==> flow/design.v <==
`timescale 1ns / 1ps
module hx711driver (
    input clk,
    input reset,
    input logic ce,  
    input logic [15:0] dvsr,  
    input logic start,
    output logic [23:0] dout,
    output logic hx711_done_tick,
    output logic ready,
    output logic sclk,
    input logic hx711_in
);
typedef enum {idle, cpha_delay, p0, p1, g0, g1} state_type;
state_type state_reg;
state_type state_next;
logic p_clk;
logic [15:0] c_reg;
logic [15:0] c_next;
logic hx711_clk_reg;
logic hx711_clk_next;
logic ready_i;
logic hx711_done_tick_i;
logic [5:0] n_reg;
logic [5:0] n_next;
logic [23:0] si_reg;
logic [23:0] si_next;
always_ff @(posedge clk, posedge reset)
    if (reset) begin
        state_reg <= idle;
        si_reg <= 0;
        n_reg <= 0;
        c_reg <= 0;
        hx711_clk_reg <= 0;
    end
    else if (ce) begin
        state_reg <= state_next;
        si_reg <= si_next;
        n_reg <= n_next;
        c_reg <= c_next;
        hx711_clk_reg <= hx711_clk_next;
    end
always_comb
begin
    state_next = state_reg;  
    ready_i = 0;
    hx711_done_tick_i = 0;
    si_next = si_reg;
    n_next = n_reg;
    c_next = c_reg;
    case (state_reg)
        idle: begin
                ready_i = 1;  
                if (start & !hx711_in) begin  
                    n_next = 0;  
                    c_next =0;   
                    state_next = cpha_delay;  
                end
            end
        cpha_delay: begin
                if (c_reg==dvsr) begin  
                    state_next = p0;  
                    c_next = 0;   
                end
                else
                    c_next = c_reg + 1;  
            end
        p0: begin
                if (c_reg==dvsr) begin  
                    state_next = p1;   
                    si_next = {si_reg[22:0], hx711_in};  
                    c_next = 0;  
                end
                else
                    c_next = c_reg + 1;   
            end
        p1: begin
                if (c_reg==dvsr) begin  
                    if (n_reg==23) begin  
                        state_next = g0;  
                        c_next = 0;  
                    end
                    else begin
                        state_next = p0;   
                        n_next = n_reg + 1;   
                        c_next = 0;   
                    end
                end
                else
                    c_next = c_reg + 1;  
            end
        g0: begin
                if (c_reg==dvsr) begin  
                    state_next = g1;  
                    c_next = 0;  
                end
                else
                    c_next = c_reg + 1;   
            end
        g1: begin
                if (c_reg==dvsr) begin  
                    hx711_done_tick_i = 1;   
                    state_next = idle;   
                end
                else
                    c_next = c_reg + 1;  
            end
     endcase
end
assign ready = ready_i;
assign hx711_done_tick = hx711_done_tick_i;
assign p_clk = (state_next==p0) || (state_next == g0);
assign hx711_clk_next = p_clk;
assign dout = si_reg;
assign sclk = hx711_clk_reg;
endmodule
`timescale 1ns / 1ps
module seven_seg_driver (
    input logic clock,
    input logic reset,
    input logic [23:0] binary_in,
    output logic [7:0] segments_out,  
    output logic [7:0] anodes_out      
);
    logic [15:0] refresh_counter;
    logic refresh_tick;
    always_ff @(posedge clock, posedge reset) begin
        if (reset) begin
            refresh_counter <= '0;
            refresh_tick <= 1'b0;
        end else begin
            refresh_tick <= 1'b0;  
            if (refresh_counter == 16'd1023) begin
                refresh_counter <= '0;
                refresh_tick <= 1'b1;
            end else begin
                refresh_counter <= refresh_counter + 1;
            end
        end
    end
    logic [31:0] bcd_digits;  
    always_comb begin
        logic [23:0] bin_copy;
        logic [31:0] bcd_temp;
        bin_copy = binary_in;
        bcd_temp = '0;
        for (int i = 0; i < 24; i++) begin
            for (int j = 0; j < 8; j++) begin
                if (bcd_temp[ (j*4) +: 4 ] > 4) begin
                bcd_temp[ (j*4) +: 4 ] = bcd_temp[ (j*4) +: 4 ] + 3;
                end
            end
            {bcd_temp, bin_copy} = {bcd_temp, bin_copy} << 1;
        end
        bcd_digits = bcd_temp;  
    end
    logic [2:0] digit_selector;  
    logic [3:0] current_bcd_digit;  
    always_ff @(posedge clock, posedge reset) begin
        if (reset) begin
            digit_selector <= '0;
        end else if (refresh_tick) begin
            digit_selector <= digit_selector + 1;  
        end
    end
    always_comb begin
        case (digit_selector)
            3'd0:    current_bcd_digit = bcd_digits[3:0];    
            3'd1:    current_bcd_digit = bcd_digits[7:4];    
            3'd2:    current_bcd_digit = bcd_digits[11:8];   
            3'd3:    current_bcd_digit = bcd_digits[15:12];  
            3'd4:    current_bcd_digit = bcd_digits[19:16];  
            3'd5:    current_bcd_digit = bcd_digits[23:20];  
            3'd6:    current_bcd_digit = bcd_digits[27:24];  
            3'd7:    current_bcd_digit = bcd_digits[31:28];  
            default: current_bcd_digit = 4'b1111;          
        endcase
    end
    always_comb begin
        case (current_bcd_digit)
            4'd0:    segments_out = 8'b00000011;  
            4'd1:    segments_out = 8'b10011111;  
            4'd2:    segments_out = 8'b00100101;  
            4'd3:    segments_out = 8'b00001101;  
            4'd4:    segments_out = 8'b10011001;  
            4'd5:    segments_out = 8'b01001001;  
            4'd6:    segments_out = 8'b01000001;  
            4'd7:    segments_out = 8'b00011111;  
            4'd8:    segments_out = 8'b00000001;  
            4'd9:    segments_out = 8'b00001001;  
            default: segments_out = 8'b11111111;  
        endcase
    end
    always_comb begin
        case (digit_selector)
            3'd0:    anodes_out = 8'b11111110;  
            3'd1:    anodes_out = 8'b11111101;  
            3'd2:    anodes_out = 8'b11111011;  
            3'd3:    anodes_out = 8'b11110111;  
            3'd4:    anodes_out = 8'b11101111;  
            3'd5:    anodes_out = 8'b11011111;  
            3'd6:    anodes_out = 8'b10111111;  
            3'd7:    anodes_out = 8'b01111111;  
            default: anodes_out = 8'b11111111;  
        endcase
    end
endmodule
`timescale 1ns / 1ps
module top_nexys_a7 (
    input logic clock,       
    input logic reset,
    input logic hx711_data_in,
    output logic hx711_sclk_out,
    output logic [5:0] states_led,
    output logic [7:0] DDP,
    output logic [7:0] AN
);
    logic clock50MHz;
    always_ff @(posedge clock, posedge reset) begin
        if (reset) clock50MHz <= 0;
        else       clock50MHz <= ~clock50MHz;
    end
    logic ce_50;
    assign ce_50 = ~clock50MHz;
    logic hx711_data_sync1, hx711_data_sync2;
    always_ff @(posedge clock) begin
        if (ce_50) begin
            hx711_data_sync1 <= hx711_data_in;
            hx711_data_sync2 <= hx711_data_sync1;
        end
    end
    logic [23:0] s_hx711_raw_bits; 
    logic        s_hx711_tick;     
    hx711driver inst_hx711_driver (
        .clk(clock), 
        .reset(reset), 
        .ce(ce_50),
        .dvsr(16'd50), 
        .start(1'b1), 
        .dout(s_hx711_raw_bits), 
        .hx711_done_tick(s_hx711_tick),
        .ready(), 
        .sclk(hx711_sclk_out), 
        .hx711_in(hx711_data_sync2) 
    );
    logic signed [31:0] data_signed;
    assign data_signed = {{8{s_hx711_raw_bits[23]}}, s_hx711_raw_bits};
    logic s_tick_sync_r, s_tick_rising;
    always_ff @(posedge clock) s_tick_sync_r <= s_hx711_tick;
    assign s_tick_rising = s_hx711_tick && !s_tick_sync_r; 
    localparam int CLOCKS_PER_SECOND = 100_000;
    localparam int THRESHOLD = 50;                      
    localparam int NOISE_LIMIT = 15000; 
    int timer_1sec;
    logic signed [63:0] accumulator_sum; 
    int sample_count;
    int consecutive_outliers;
    logic signed [31:0] current_second_avg;
    logic signed [31:0] previous_second_avg;
    logic signed [31:0] display_stable_val;
    logic signed [31:0] r_sample_captured;  
    typedef enum logic [3:0] {
        ST_IDLE,          
        ST_SAMPLE_CALC,   
        ST_SAMPLE_CHECK,  
        ST_SAMPLE_ACCUM,  
        ST_PREP_DIV,      
        ST_DIVIDE,        
        ST_UPDATE,        
        ST_CLEANUP        
    } state_t;
    state_t state;
    logic [63:0] div_dividend;
    logic [63:0] div_remainder;
    logic [31:0] div_divisor;
    logic [31:0] div_quotient;
    logic [6:0]  div_counter;
    logic        div_sign_bit;
    logic signed [31:0] r_diff;
    logic [31:0] r_abs_diff;
    logic        r_is_valid_sample;
    always_ff @(posedge clock, posedge reset) begin
        if (reset) begin
            timer_1sec <= '0;
            accumulator_sum <= '0;
            sample_count <= '0;
            current_second_avg <= '0;
            previous_second_avg <= '0;
            display_stable_val <= '0;
            states_led <= '0;
            state <= ST_IDLE;
            div_dividend <= 0; 
            div_remainder <= 0; 
            div_divisor <= 0;
            div_quotient <= 0; 
            div_counter <= 0; 
            div_sign_bit <= 0;
            consecutive_outliers <= 0;
            r_sample_captured <= 0;
            r_diff <= 0;
            r_abs_diff <= 0;
            r_is_valid_sample <= 0;
        end
        else begin
            case (state)
                ST_IDLE: begin
                    if (s_tick_rising) begin
                        r_sample_captured <= data_signed;  
                        state <= ST_SAMPLE_CALC;           
                    end 
                    else if (timer_1sec == CLOCKS_PER_SECOND - 1) begin
                        timer_1sec <= 0;
                        state <= ST_PREP_DIV;
                    end 
                    else begin
                        timer_1sec <= timer_1sec + 1;
                    end
                end
                ST_SAMPLE_CALC: begin
                    if (timer_1sec != CLOCKS_PER_SECOND - 1) timer_1sec <= timer_1sec + 1;
                    r_diff <= r_sample_captured - current_second_avg;
                    state <= ST_SAMPLE_CHECK;
                end
                ST_SAMPLE_CHECK: begin
                    if (timer_1sec != CLOCKS_PER_SECOND - 1) timer_1sec <= timer_1sec + 1;
                    if (r_diff < 0) r_abs_diff <= unsigned'(-r_diff);
                    else            r_abs_diff <= unsigned'(r_diff);
                    state <= ST_SAMPLE_ACCUM;
                end
                ST_SAMPLE_ACCUM: begin
                    if (timer_1sec != CLOCKS_PER_SECOND - 1) timer_1sec <= timer_1sec + 1;
                    if (r_abs_diff < NOISE_LIMIT || current_second_avg == 0 || consecutive_outliers >= 3) begin
                        accumulator_sum <= accumulator_sum + r_sample_captured;
                        sample_count <= sample_count + 1;
                        consecutive_outliers <= 0;
                    end else begin
                        consecutive_outliers <= consecutive_outliers + 1;
                    end
                    state <= ST_IDLE;  
                end
                ST_PREP_DIV: begin
                    if (sample_count == 0) begin
                        current_second_avg <= 0;
                        state <= ST_UPDATE;
                    end else begin
                        if (accumulator_sum < 0) begin
                            div_dividend <= unsigned'(-accumulator_sum);
                            div_sign_bit <= 1'b1;
                        end else begin
                            div_dividend <= unsigned'(accumulator_sum);
                            div_sign_bit <= 1'b0;
                        end
                        div_divisor   <= unsigned'(sample_count);
                        div_remainder <= 0;
                        div_quotient  <= 0;
                        div_counter   <= 63; 
                        state <= ST_DIVIDE;
                    end
                end
                ST_DIVIDE: begin
                    div_remainder = (div_remainder << 1) | (div_dividend[div_counter]);
                    if (div_remainder >= div_divisor) begin
                        div_remainder = div_remainder - div_divisor;
                        div_quotient[div_counter] = 1'b1; 
                    end
                    if (div_counter == 0) state <= ST_UPDATE;
                    else div_counter <= div_counter - 1;
                end
                ST_UPDATE: begin
                    logic signed [31:0] temp_avg;
                    if (div_sign_bit) temp_avg = signed'(-div_quotient);
                    else              temp_avg = signed'(div_quotient);
                    current_second_avg <= temp_avg;
                    display_stable_val <= temp_avg;
                    if ((previous_second_avg - temp_avg) > THRESHOLD) states_led <= 6'b101101; 
                    else states_led <= 6'b000000;
                    state <= ST_CLEANUP;
                end
                ST_CLEANUP: begin
                    previous_second_avg <= current_second_avg;
                    accumulator_sum <= 0;
                    sample_count <= 0;
                    state <= ST_IDLE; 
                end
                default: state <= ST_IDLE;
            endcase
        end
    end
    logic [23:0] final_display_number;
    always_comb begin
        if (display_stable_val < 0) final_display_number = unsigned'(-display_stable_val);
        else                        final_display_number = unsigned'(display_stable_val);
    end
    seven_seg_driver inst_display (
        .clock(clock),                  
        .reset(reset),                
        .binary_in(final_display_number),   
        .segments_out(DDP),           
        .anodes_out(AN)               
    );
endmodule
## Reports on top_nexys_a7

What the tools print for top_nexys_a7, step after step.
Lines are those of the file above, counted from 1.
Operators: Yosys type, input widths -> output width; for muxes data width and select width s.
Library cell names are shortened.
Not given: -

- Design top: top_nexys_a7
- Clock port: clock
- Library: sky130hd
- Library corner: tt_025C_1v80

## Word level

Source: Yosys, flattened and elaborated, memories not mapped. Widths are those after wreduce. Registers that Yosys merges into a memory's read port (data or address) are not register bits. Print and check cells do not count.
Yosys's memory passes give these memory sizes; they may raise the number of words (mostly to a power of two), join words into wider ones and drop unused or constant bits.

- Register bits: 656
- Memory cells: 2
- Memory bits (read-only): 176

Memories:

| memory | depth | width | read ports | wr ports | RTL line | source |
|---|---|---|---|---|---|---|
| (no name shown) | 16 | 7 | 1 | 0 | 180 | `case (current_bcd_digit)` |
| (no name shown) | 8 | 8 | 1 | 0 | 195 | `case (digit_selector)` |

- Multiplexer cells: 209
- Reductions and logical operators: 31
- Add/subtract/negate cells: 173
- Magnitude comparators: 163
- Shift operators: 2
- Bitwise gates (word level): 6
- Equal/unequal tests: 39

Operator list:

| cell | count |
|---|---|
| $gt 4x3->1 const B | 148 |
| $mux 4 | 138 |
| $mux 32 | 17 |
| $add 4x2->4 const B | 133 |
| $pmux 32 s2 | 4 |
| $pmux 32 s6 | 1 |
| $pmux 64 s2 | 1 |
| $mux 64 | 2 |
| $pmux 63 s2 | 1 |
| $mux 63 | 2 |
| $add 32x2->32 const B | 3 |
| $eq 32x2->1 const B | 3 |
| $eq 32x3->1 const B | 3 |
| $logic_not 32->1 | 3 |
| $mux 3 | 22 |
| $lt 32x1->1 const B | 2 |
| $neg 32->32 | 2 |
| $lt 64x1->1 const B | 1 |
| $or 64x1->64 | 1 |
| $add 64x24->64 | 1 |
| $ge 64x32->1 | 1 |
| $shiftx 64x7->1 | 1 |
| $neg 64->64 | 1 |
| $mux 16 | 4 |
| $sub 63x32->63 | 1 |
| $pmux 16 s3 | 1 |
| $add 3x2->3 const B | 15 |
| $shift 1x8->32 const A | 1 |

Other operator kinds: 58; their cells: 110.

## Logic depth

Longest topological path by Yosys (ltp), each cell counted once; first at word level (registers and memories cut), then after technology mapping (sequential cells cut; the memories' decode and read muxes count).

- Depth after elaboration: 49
- ABC_AREA: 0
- Gate-level depth with buffers: 112
- Mapped depth without buffers: 106

## After synthesis

Source: synth_stat.txt of the flow (Yosys; design flattened, memories mapped). It holds for the ABC_AREA given above (unset counts as 0); a run with the other value may have another netlist.

Cell types:

| type | count | total area (um^2) |
|---|---|---|
| dfrtp_1 | 617 | 1.54E+04 |
| ha_1 | 282 | 3.53E+03 |
| xor2_1 | 272 | 2.38E+03 |
| nand2_1 | 563 | 2.11E+03 |
| xnor2_1 | 211 | 1.85E+03 |
| o21ai_0 | 366 | 1.83E+03 |
| mux2_2 | 160 | 1.8E+03 |
| nor2_1 | 472 | 1.77E+03 |
| a21oi_1 | 345 | 1.73E+03 |
| a21o_1 | 157 | 1,178.63 |
| inv_1 | 248 | 930.893 |
| mux2i_1 | 85 | 850.816 |
| nand3_1 | 143 | 715.686 |
| nor3_1 | 141 | 705.677 |
| a22o_1 | 68 | 595.571 |
| nor4_1 | 88 | 550.528 |
| clkbuf_1 | 136 | 510.49 |
| nand2b_1 | 79 | 494.224 |

Other cell types: 142; their cells: 1311.

- Cell area after synthesis: 0.0500305 mm^2
- Cells in the netlist: 5,744
- Buffer cells: 206
- Flip-flop cells: 622

By module: a second synthesis without flattening, with its own total; a netlist apart from the flattened one above.

- Cell total of the unflattened synthesis: 6,330
- Area (unflattened synthesis): 0.0528394 mm^2

Each row is one instance without its submodules.

By module:

| module | times used | cells | area (mm^2) | seq. area (mm^2) |
|---|---|---|---|---|
| top_nexys_a7 | 1 | 3,782 | 0.0341765 | 0.0136694 |
| seven_seg_driver | 1 | 2,280 | 0.0157013 | 0.0005005 |
| hx711driver | 1 | 268 | 0.0029616 | 0.0014026 |

## Path before layout

OpenSTA on the mapped netlist: ideal clock, no wires. The path of least setup slack (recovery checks aside). Input and output delay are each 20% of the period. Register names are those of the netlist, which keeps one name where synthesis merged equal registers.

- Path kind: flip-flop to output port
- Start: reg display_stable_val[8]
- End: out DDP[2]
- Data arrival time: 21.803 ns
- Launch time at the first pin: 0.000 ns
- Output delay: 8.000 ns
- Path slack: 10.197 ns
- Clock period: 40.0 ns
- Required time: 32.000 ns
- Path delay: 21.803 ns
- Path buffers: 11
- Stages: 106
- Period reached after synthesis: 29.803 ns

"path delay" is the arrival time less input delay plus setup time.
A path that ends at an output port has no setup time.
"stages": output pins that drive a net of the path, with the launching flip-flop's if there is one; two outputs of one cell count as two.
"period reached after synthesis" = period - worst setup slack (recovery checks aside). The figure is calculated, with input and output delays left at 20% of the set period.
The rows between start and end are the longest chain of elaborated cells between them; the timing report does not say that the signal goes this way. Where chains are equally long, one stands for them.
Each line given opens the expression or statement behind the cell; cells for indexed reads and writes are added by Yosys, which also makes memories of some case tables.
The chain passes a memory read, where the word-level depth is cut; so it can be longer than that depth.

- Cells stage by stage: dfrtp_1 or4_4 or3_1 buf_4 o311a_4 or3_4 nand2_1 ha_1 or3_1 nor4_1 or4_1 clkbuf_2 nand2_1 o221a_2 and2_4 inv_1 ha_1 or3_1 [... 70 more ...] o21ba_2 xnor2_1 ha_1 nor2_1 or3_1 o211a_1 xor2_1 ha_1 o21bai_2 xor2_1 o221ai_1 a21oi_1 a32oi_4 inv_2 ha_1 inv_1 mux2i_1 a22oi_1
- Cells in the longest elaborated chain: 50
- Elaborated cells between the ends (all ways): 452
- Source lines of those cells: 5

Ends and longest elaborated chain, post-synthesis:

| what | RTL line | source |
|---|---|---|
| start, declared | 260 | `logic signed [31:0] display_stable_val;` |
| start, assigned | 289 | `display_stable_val <= '0;` |
| start, assigned | 374 | `display_stable_val <= temp_avg;` |
| $neg 24->24 | 391 | `if (display_stable_val < 0) final_display_number = unsigned'(-display_stable_val);` |
| $mux 24 | 391 |  |
| $add 1x2->3 | 150 | `bcd_temp[ (j*4) +: 4 ] = bcd_temp[ (j*4) +: 4 ] + 3;` |
| $mux 3 | 149 | `if (bcd_temp[ (j*4) +: 4 ] > 4) begin` |
| $gt 4x3->1 | 149 |  |
| $mux 4 | 149 |  |
| $gt 4x3->1 | 149 |  |
| [... 36 more ...] | - |  |
| $mux 4 | 149 |  |
| $add 4x2->4 | 150 |  |
| $mux 4 | 149 |  |
| $add 4x2->4 | 150 |  |
| $mux 4 | 149 |  |
| $pmux 4 s8 | 167 | `case (digit_selector)` |
| $mem_v2 16x7 | 180 | `case (current_bcd_digit)` |
| end, declared | 215 | `output logic [7:0] DDP,` |

## Worst path after layout

Path of least setup slack in the final report of job 1 (OpenROAD, finished layout, wires in). Where an end is a register, its clock arrival counts in the times.

- Path kind: flip-flop to output port
- Start: reg display_stable_val[8]
- End: out DDP[4]
- Data arrival time: 26.11 ns
- Path buffers: 1
- Path slack: 4.37 ns
- Output delay: 7.62 ns
- Required time: 30.48 ns
- Stages: 92
- Clock period: 38.1 ns
- Launch time at the first pin: 0.62 ns

The rows between start and end are the longest chain of elaborated cells between them; the timing report does not say that the signal goes this way. Where chains are equally long, one stands for them.
The chain passes a memory read, where the word-level depth is cut; so it can be longer than that depth.

- Cells stage by stage: dfrtp_1 or4_4 or3_1 o41ai_1 xnor2_1 ha_1 or3_1 nor4_1 nor4_1 nand2b_1 o221a_2 and2_4 inv_1 ha_1 or3_1 o32ai_1 nor3_1 ha_1 [... 56 more ...] ha_1 o21ai_1 xnor2_1 ha_1 nor2_1 or3_1 o211ai_1 mux2_2 a21oi_1 mux2i_1 nor2_1 a2111oi_2 o22ai_1 inv_1 ha_1 nor3_1 a21oi_1 clkdlybuf4s50_1
- Cells in the longest elaborated chain: 50
- Elaborated cells between the ends (all ways): 452
- Source lines of those cells: 5

Ends and longest elaborated chain, post-layout:

| what | RTL line | source |
|---|---|---|
| start, declared | 260 | `logic signed [31:0] display_stable_val;` |
| start, assigned | 289 | `display_stable_val <= '0;` |
| start, assigned | 374 | `display_stable_val <= temp_avg;` |
| $neg 24->24 | 391 | `if (display_stable_val < 0) final_display_number = unsigned'(-display_stable_val);` |
| $mux 24 | 391 |  |
| $add 1x2->3 | 150 | `bcd_temp[ (j*4) +: 4 ] = bcd_temp[ (j*4) +: 4 ] + 3;` |
| $mux 3 | 149 | `if (bcd_temp[ (j*4) +: 4 ] > 4) begin` |
| $gt 4x3->1 | 149 |  |
| $mux 4 | 149 |  |
| $gt 4x3->1 | 149 |  |
| [... 36 more ...] | - |  |
| $mux 4 | 149 |  |
| $add 4x2->4 | 150 |  |
| $mux 4 | 149 |  |
| $add 4x2->4 | 150 |  |
| $mux 4 | 149 |  |
| $pmux 4 s8 | 167 | `case (digit_selector)` |
| $mem_v2 16x7 | 180 | `case (current_bcd_digit)` |
| end, declared | 215 | `output logic [7:0] DDP,` |

Settings and measured results of 4 stored flow runs for module top_nexys_a7 (sky130hd), not sorted in any way. The constraints put input and output delay at 20% of the set period each and load the outputs with 0.01 pF.
By "clock period reached" is meant the clock period of the run minus its worst setup slack. This is arithmetic on one report: input and output delays are still those of the set period (20% each).
"time of the worst setup path" = time allowed to the worst setup path (clock period - input delay - output delay, where it has them) - its slack; a late launch clock adds to it, a late capture clock takes from it.
By "total power after layout" is meant OpenSTA's value without simulated activity: inputs other than the clock are taken to toggle once in ten clock periods, and the tool carries that through the logic.

### Job 1

==> flow/run.sh <==
#!/bin/bash
# the make line also repeats the synthesis and layout settings of config.mk as NAME=value (left out here)
make -C /OpenROAD-flow-scripts/flow DESIGN_CONFIG=/design/flow/config.mk WORK_HOME=/design/flow/orfs CLKGATE_MAP_FILE= finish
==> flow/config.mk <==
export PLATFORM = sky130hd
export DESIGN_NAME = top_nexys_a7
export DESIGN_NICKNAME = top_nexys_a7
export VERILOG_FILES = /design/flow/design.v
export SDC_FILE = /design/flow/constraint.sdc
export NUM_CORES = 4
export LEC_CHECK = 0
export CAP_MARGIN = 5
export CELL_PAD_IN_SITES_GLOBAL_PLACEMENT = 2
export CORE_MARGIN = 3
export CORE_UTILIZATION = 41
export CTS_CLUSTER_SIZE = 16
export PLACE_DENSITY = 0.61
export SETUP_SLACK_MARGIN = -2.0
export SLEW_MARGIN = 20
==> flow/constraint.sdc <==
create_clock -name core_clock -period 38.1 [get_ports {clock}]
set_input_delay 7.6200 -clock core_clock [delete_from_list [all_inputs] [get_ports {clock}]]
set_output_delay 7.6200 -clock core_clock [all_outputs]
set_load 0.01 [all_outputs]

Results of job 1:
- Smallest setup slack: 4.374 ns
- Clock period reached: 33.726 ns
- Synthesis area: 0.0500305 mm^2
- Utilization after routing: 0.451
- Total power after layout: 1,454 µW
- Die size: 0.126252 mm^2
- Worst hold slack after layout: 0.426 ns
- Summed negative setup slack: 0.000 ns
- Time of the worst setup path: 26.11 ns
- Worst path kind: flip-flop to output port
- Standard-cell area of the final layout: 0.0543772 mm^2

### Job 2

==> flow/run.sh <==
#!/bin/bash
# the make line also repeats the synthesis and layout settings of config.mk as NAME=value (left out here)
make -C /OpenROAD-flow-scripts/flow DESIGN_CONFIG=/design/flow/config.mk WORK_HOME=/design/flow/orfs CLKGATE_MAP_FILE= finish
==> flow/config.mk <==
export PLATFORM = sky130hd
export DESIGN_NAME = top_nexys_a7
export DESIGN_NICKNAME = top_nexys_a7
export VERILOG_FILES = /design/flow/design.v
export SDC_FILE = /design/flow/constraint.sdc
export NUM_CORES = 4
export LEC_CHECK = 0
export CAP_MARGIN = 20
export CORE_MARGIN = 7
export CORE_UTILIZATION = 58
export MAX_ROUTING_LAYER = met5
export MIN_ROUTING_LAYER = met1
export PLACE_DENSITY_LB_ADDON = 0.13
export SETUP_SLACK_MARGIN = 5.0
export SLEW_MARGIN = 20
==> flow/constraint.sdc <==
create_clock -name core_clock -period 19.6 [get_ports {clock}]
set_input_delay 3.9200 -clock core_clock [delete_from_list [all_inputs] [get_ports {clock}]]
set_output_delay 3.9200 -clock core_clock [all_outputs]
set_load 0.01 [all_outputs]

Results of job 2:
- Standard-cell area of the final layout: 0.063073 mm^2
- Time of the worst setup path: 19.46 ns
- Worst path kind: flip-flop to output port
- Total power after layout: 2,559 µW
- Smallest setup slack: -3.777 ns
- Worst hold slack after layout: 0.427 ns
- Die size: 0.0946793 mm^2
- Utilization after routing: 0.74
- Summed negative setup slack: -26.251 ns
- Synthesis area: 0.0500305 mm^2
- Clock period reached: 23.377 ns

### Job 3

==> flow/run.sh <==
#!/bin/bash
# the make line also repeats the synthesis and layout settings of config.mk as NAME=value (left out here)
make -C /OpenROAD-flow-scripts/flow DESIGN_CONFIG=/design/flow/config.mk WORK_HOME=/design/flow/orfs CLKGATE_MAP_FILE= finish
==> flow/config.mk <==
export PLATFORM = sky130hd
export DESIGN_NAME = top_nexys_a7
export DESIGN_NICKNAME = top_nexys_a7
export VERILOG_FILES = /design/flow/design.v
export SDC_FILE = /design/flow/constraint.sdc
export NUM_CORES = 4
export LEC_CHECK = 0
export CAP_MARGIN = 20
export CORE_MARGIN = 2
export CORE_UTILIZATION = 40
export SETUP_SLACK_MARGIN = 5.0
export SLEW_MARGIN = 20
==> flow/constraint.sdc <==
create_clock -name core_clock -period 34.4 [get_ports {clock}]
set_input_delay 6.8800 -clock core_clock [delete_from_list [all_inputs] [get_ports {clock}]]
set_output_delay 6.8800 -clock core_clock [all_outputs]
set_load 0.01 [all_outputs]

Results of job 3:
- Summed negative setup slack: 0.000 ns
- Synthesis area: 0.0500305 mm^2
- Worst hold slack after layout: 0.422 ns
- Smallest setup slack: 5.783 ns
- Time of the worst setup path: 21.74 ns
- Worst path kind: flip-flop to output port
- Clock period reached: 28.617 ns
- Total power after layout: 1,492 µW
- Standard-cell area of the final layout: 0.0558298 mm^2
- Utilization after routing: 0.45
- Die size: 0.127921 mm^2

### Job 4

==> flow/run.sh <==
#!/bin/bash
# the make line also repeats the synthesis and layout settings of config.mk as NAME=value (left out here)
make -C /OpenROAD-flow-scripts/flow DESIGN_CONFIG=/design/flow/config.mk WORK_HOME=/design/flow/orfs CLKGATE_MAP_FILE= finish
==> flow/config.mk <==
export PLATFORM = sky130hd
export DESIGN_NAME = top_nexys_a7
export DESIGN_NICKNAME = top_nexys_a7
export VERILOG_FILES = /design/flow/design.v
export SDC_FILE = /design/flow/constraint.sdc
export NUM_CORES = 4
export LEC_CHECK = 0
export CAP_MARGIN = 20
export CELL_PAD_IN_SITES_DETAIL_PLACEMENT = 1
export CELL_PAD_IN_SITES_GLOBAL_PLACEMENT = 3
export CORE_MARGIN = 2
export CORE_UTILIZATION = 31
export CTS_CLUSTER_SIZE = 86
export GPL_ROUTABILITY_DRIVEN = 0
export HOLD_SLACK_MARGIN = 0.29
export MAX_ROUTING_LAYER = met4
export MIN_ROUTING_LAYER = met2
export PLACE_DENSITY = 0.36
export SLEW_MARGIN = 20
==> flow/constraint.sdc <==
create_clock -name core_clock -period 33.2 [get_ports {clock}]
set_input_delay 6.6400 -clock core_clock [delete_from_list [all_inputs] [get_ports {clock}]]
set_output_delay 6.6400 -clock core_clock [all_outputs]
set_load 0.01 [all_outputs]

Results of job 4:
- Summed negative setup slack: 0.000 ns
- Smallest setup slack: 2.002 ns
- Die size: 0.164617 mm^2
- Worst hold slack after layout: 0.438 ns
- Time of the worst setup path: 24.56 ns
- Worst path kind: flip-flop to output port
- Clock period reached: 31.198 ns
- Synthesis area: 0.0500305 mm^2
- Standard-cell area of the final layout: 0.055507 mm^2
- Utilization after routing: 0.346
- Total power after layout: 1,688 µW
